==> flow/design.v <==
module conv_1d #(
    parameter DATA_WIDTH  = 8,
    parameter KERNEL_SIZE = 16
) (
    input logic clk,
    input logic arst_n,
    input  logic [DATA_WIDTH-1:0] signal_data,
    input  logic                  signal_vld,
    input  logic                  signal_last,
    output logic                  signal_rdy,
    input  logic [KERNEL_SIZE*DATA_WIDTH-1:0] kernel,
    output logic [DATA_WIDTH*2+$clog2(KERNEL_SIZE)-1:0] result_data,
    output logic                    result_vld,
    output logic                    result_last,
    input  logic                    result_rdy
);
  localparam PRODUCT_WIDTH = (DATA_WIDTH * 2);
  localparam RESULT_WIDTH  = PRODUCT_WIDTH + $clog2(KERNEL_SIZE);
  logic [KERNEL_SIZE-1:0][DATA_WIDTH-1:0] signal_buf;
  logic shift_vld;
  logic shift_last;
  always_ff @(posedge clk or negedge arst_n) begin
    if (!arst_n) begin
      signal_buf <= '0;
      shift_vld <= 1'b0;
      shift_last <= 1'b0;
    end else begin 
      if (signal_vld) begin  
        signal_buf <= {signal_data, signal_buf[KERNEL_SIZE-1:1]}; 
      end
      shift_vld <= signal_vld;
      shift_last <= signal_vld & signal_last;
    end
  end
  logic [KERNEL_SIZE-1:0][PRODUCT_WIDTH-1:0] products;
  always_comb begin
    for (int i = 0; i < KERNEL_SIZE; i++) begin
      products[i] = kernel[i*DATA_WIDTH +: DATA_WIDTH] * signal_buf[i];
    end
  end
  logic [KERNEL_SIZE-1:0][PRODUCT_WIDTH-1:0] products_buf;
  logic products_vld;
  logic products_last;
  always_ff @(posedge clk or negedge arst_n) begin
    if (!arst_n) begin
      products_buf <= '0;
      products_vld <= 1'b0;
      products_last <= 1'b0;
    end else begin
      products_buf <= products;
      products_vld <= shift_vld;
      products_last <= shift_last;
    end
  end
  logic [RESULT_WIDTH-1:0] sum;
  always_comb begin
    sum = 0;
    for (int i = 0; i < KERNEL_SIZE; i++) begin
      sum += products_buf[i];
    end
  end
  logic [RESULT_WIDTH-1:0] sum_buf;
  logic sum_vld;
  logic sum_last;
  always_ff @(posedge clk or negedge arst_n) begin
    if (!arst_n) begin
      sum_buf <= '0;
      sum_vld <= 1'b0;
      sum_last <= 1'b0;
    end else begin
      sum_buf <= sum;
      sum_vld <= products_vld;
      sum_last <= products_last;
    end
  end
  assign result_data = sum_buf;
  assign result_vld  = sum_vld;
  assign result_last = sum_last;
  assign signal_rdy  = 1'b1;
endmodule
======== Reports on conv_1d ========
What the tools print for conv_1d, step after step.
Lines are those of the file above, counted from 1.
Operators: Yosys type, input widths -> output width; for muxes data width and select width s.
Cell names lack the library's common part.
Not given: -
set-up
  top module .............................. conv_1d
  clock ................................... clk
  library ................................. sky130hd
  timing corner ........................... tt_025C_1v80

======== Elaborated design ========
Counts by Yosys on the flattened word-level netlist (proc, flatten, opt, wreduce; memories kept). Register bits leave out memories and registers merged into their read ports (data or address); mux counts leave out enables and synchronous resets folded into registers. Print and check cells are left out. Cells with the same type and inputs are merged into one.
operators by class
  add/sub/neg operators ................... 15
  multipliers ............................. 16
  div/mod/pow operators ................... 0
  order comparisons ....................... 0
  equality and inequality tests ........... 0
  shifts and indexed selects .............. 0
  mux-type cells .......................... 0
  bitwise operators ....................... 1
  reduce/logical cells .................... 0
operators with widths
  kind            number
  $mul 8x8->16    16
  $add 20x16->20  11
  $add 19x16->20  1
  $add 18x16->19  1
  $add 17x16->18  1
  $add 16x16->17  1
  $and 1x1->1     1
storage and ports
  register bits after elaboration ......... 410
  latch bits .............................. 0
  RAM bits ................................ 0
  memory bits (read-only) ................. 0
  word width x clocked read ports ......... 0
  memories ................................ 0
  input bits .............................. 141
  output and inout port bits .............. 23

======== Longest topological paths ========
Depth = most cells in a row (Yosys ltp): at word level without a register or memory, in the mapped netlist without a sequential cell, where the memories' decode and read muxes count.
logic depth
  word-level depth ........................ 15
  ABC_AREA ................................ 0
  depth in mapped cells ................... 20

======== Netlist ========
Source: synth_stat.txt of the flow (Yosys; design flattened, memories mapped). It holds for the ABC_AREA given above (unset counts as 0); a run with the other value may have another netlist.
mapped netlist
  mapped cells ............................ 5,167
  cell area after synthesis ............... 51,282.9 um^2
  sequential area ......................... 10,259.8 um^2
  flip-flops .............................. 410
  buffer cells ............................ 125
cell types
  cell      number  total area (um^2)
  fa_1      796     1.59E+04
  dfrtp_1   410     1.03E+04
  ha_1      605     7,569.76
  inv_1     1,131   4.25E+03
  and2_1    556     3.48E+03
  nand2_1   548     2.06E+03
  mux2_2    128     1.44E+03
  xnor2_1   139     1.22E+03
  a21oi_1   123     615.59
  clkbuf_1  123     461.693
  o21ai_0   86      430.413
  nor2_1    99      371.606
  a21o_1    49      367.853
  xor2_1    37      324.061
  nand2b_1  32      200.192
  nor2b_1   29      181.424
  o21a_1    22      165.158
  nor3_1    30      150.144
Not listed: further types 47, cells in them 224.

======== Timing after synthesis ========
OpenSTA on the mapped netlist: ideal clock, no wires. The path of least setup slack (recovery checks aside). Input and output delay are each 20% of the period. Register names are those of the netlist, which keeps one name where synthesis merged equal registers.
timing post-synthesis
  kind .................................... flip-flop to flip-flop
  start ................................... reg (no name shown)
  end ..................................... reg sum_buf[18]
  clock period ............................ 6.0 ns
  setup time .............................. 0.128 ns
  launch time at the first pin ............ 0.000 ns
  arrival time ............................ 5.240 ns
  required time ........................... 5.872 ns
  path slack .............................. 0.632 ns
  delay of the path ....................... 5.368 ns
  stages on the path ...................... 19
  period reached after synthesis .......... 5.368 ns
"delay of the path" is the arrival time less input delay plus setup time.
"stages on the path" counts driving pins, that of a launching flip-flop among them; a cell with two outputs on the path counts twice.
"period reached after synthesis" is the clock period less the worst setup slack; recovery checks do not enter. This is arithmetic on one report: input and output delays are still those of the set period (20% each).
Between the ends stands the longest chain of elaborated cells between them, by number of cells; it is not shown to be the way that was timed. Of several equally long chains one is given.
Each line given opens the expression or statement behind the cell; cells for indexed reads and writes are added by Yosys, which also makes memories of some case tables.
on the way, post-synthesis
  cells stage by stage .................... dfrtp_1 fa_1 inv_1 fa_1 inv_1 fa_1 fa_1 fa_1 inv_1 fa_1 inv_1 ha_1 fa_1 a211oi_1 o21ai_0 a31oi_2 o21ai_1 mux2i_1 xor2_1
  cells in the longest elaborated chain ... 10
  elaborated cells between the ends (all ways) .. 10
  source lines of those cells ............. 1
  those cells by class .................... add/sub (10)
RTL lines, path post-synthesis
  item                RTL line  text
  start: declaration  41
  start: assignment   46
  start: assignment   50
  $add 20x16->20 x10  59
  end: assignment     67        sum_buf <= '0;
  end: assignment     71        sum_buf <= sum;
  end: declaration    62        logic [RESULT_WIDTH-1:0] sum_buf;

======== Worst path after layout ========
From the final timing report of flow run B: the path of least setup slack in the routed layout; clock arrival at registers is part of the times.
timing post-layout
  kind .................................... flip-flop to flip-flop
  start ................................... reg (no name shown)
  end ..................................... reg sum_buf[18]
  clock period ............................ 5.16 ns
  setup time .............................. 0.07 ns
  launch time at the first pin ............ 0.65 ns
  arrival time ............................ 5.89 ns
  required time ........................... 5.73 ns
  path slack .............................. -0.15 ns
  stages on the path ...................... 20
Between the ends stands the longest chain of elaborated cells between them, by number of cells; it is not shown to be the way that was timed. Of several equally long chains one is given.
on the way, post-layout
  cells stage by stage .................... dfrtp_1 fa_1 inv_1 fa_1 inv_2 fa_1 fa_1 fa_1 inv_2 fa_1 inv_2 ha_4 fa_2 a211oi_4 o21ai_2 a31oi_2 buf_6 o21ai_4 mux2i_2 xor2_1
  cells in the longest elaborated chain ... 10
  elaborated cells between the ends (all ways) .. 10
  source lines of those cells ............. 1
  those cells by class .................... add/sub (10)
RTL lines, path post-layout
  item                RTL line  text
  start: declaration  41
  start: assignment   46
  start: assignment   50
  $add 20x16->20 x10  59
  end: assignment     67        sum_buf <= '0;
  end: assignment     71        sum_buf <= sum;
  end: declaration    62        logic [RESULT_WIDTH-1:0] sum_buf;

Hand-over note for conv_1d

Below are 6 stored runs of the flow (Yosys, OpenROAD; platform sky130hd) on conv_1d, each with its settings and what was measured, unordered. Constraints: input delay and output delay 20% of the set period each, output load 0.01 pF.
"clock period reached" means the clock period less the worst setup slack. The figure is calculated, with input and output delays left at 20% of the set period.

---- flow run A ----
settings
  ABC_AREA = 1
  CELL_PAD_IN_SITES_DETAIL_PLACEMENT = 2
  CORE_ASPECT_RATIO = 0.78
  CORE_MARGIN = 10
  CORE_UTILIZATION = 39
  GPL_TIMING_DRIVEN = 1
  MAX_ROUTING_LAYER = met4
  MIN_ROUTING_LAYER = met1
  PLACE_DENSITY = 0.62
  SETUP_SLACK_MARGIN = 0.59
  TNS_END_PERCENT = 45
  period_ns = 3.58
  CAP_MARGIN = 20
  SLEW_MARGIN = 20
results
  incomplete, clock tree synthesis halted on DPL-0033

---- flow run B ----
settings
  CAP_MARGIN = 40
  CELL_PAD_IN_SITES_DETAIL_PLACEMENT = 1
  CORE_ASPECT_RATIO = 1.03
  CORE_UTILIZATION = 35
  CTS_CLUSTER_DIAMETER = 177
  MAX_ROUTING_LAYER = met4
  PLACE_DENSITY_LB_ADDON = 0.02
  SETUP_SLACK_MARGIN = 0.32
  period_ns = 5.16
  CORE_MARGIN = 2
  SLEW_MARGIN = 20
results
  standard-cell area after layout ......... 61,201.2 um^2
  clock period reached .................... 5.315 ns
  area of the synthesized netlist ......... 51,282.9 um^2
  setup slack of the critical path ........ -0.155 ns
  full die area ........................... 149,600.0 um^2

---- flow run C ----
settings
  CORE_UTILIZATION = 40
  period_ns = 7.46
  CAP_MARGIN = 20
  CORE_MARGIN = 2
  SLEW_MARGIN = 20
results
  standard-cell area after layout ......... 56,501.7 um^2
  clock period reached .................... 5.972 ns
  area of the synthesized netlist ......... 51,282.9 um^2
  setup slack of the critical path ........ 1.488 ns
  full die area ........................... 131,087.0 um^2

---- flow run D ----
settings
  CAP_MARGIN = 5
  CELL_PAD_IN_SITES_DETAIL_PLACEMENT = 0
  CELL_PAD_IN_SITES_GLOBAL_PLACEMENT = 2
  CORE_UTILIZATION = 28
  GPL_ROUTABILITY_DRIVEN = 0
  HOLD_SLACK_MARGIN = 0.27
  MIN_ROUTING_LAYER = met2
  PLACE_DENSITY_LB_ADDON = 0.03
  SLEW_MARGIN = 20
  period_ns = 7.49
  CORE_MARGIN = 2
results
  standard-cell area after layout ......... 57,925.6 um^2
  clock period reached .................... 6.166 ns
  area of the synthesized netlist ......... 51,282.9 um^2
  setup slack of the critical path ........ 1.324 ns
  full die area ........................... 186,594.0 um^2

---- flow run E ----
settings
  ABC_AREA = 0
  CELL_PAD_IN_SITES_GLOBAL_PLACEMENT = 1
  CORE_MARGIN = 10
  CORE_UTILIZATION = 40
  HOLD_SLACK_MARGIN = -0.03
  PLACE_DENSITY = 0.39
  SETUP_SLACK_MARGIN = 0.53
  SLEW_MARGIN = 5
  TNS_END_PERCENT = 40
  period_ns = 6.0
  CAP_MARGIN = 20
results
  standard-cell area after layout ......... 57,662.8 um^2
  clock period reached .................... 5.465 ns
  area of the synthesized netlist ......... 51,282.9 um^2
  setup slack of the critical path ........ 0.535 ns
  full die area ........................... 142,929.0 um^2

---- flow run F ----
settings
  CELL_PAD_IN_SITES_DETAIL_PLACEMENT = 2
  CORE_UTILIZATION = 28
  MIN_ROUTING_LAYER = met2
  PLACE_DENSITY_LB_ADDON = 0.03
  SETUP_SLACK_MARGIN = -0.13
  SLEW_MARGIN = 10
  period_ns = 6.0
  CAP_MARGIN = 20
  CORE_MARGIN = 2
results
  standard-cell area after layout ......... 58,752.6 um^2
  clock period reached .................... 5.848 ns
  area of the synthesized netlist ......... 51,282.9 um^2
  setup slack of the critical path ........ 0.152 ns
  full die area ........................... 186,594.0 um^2

End of note.
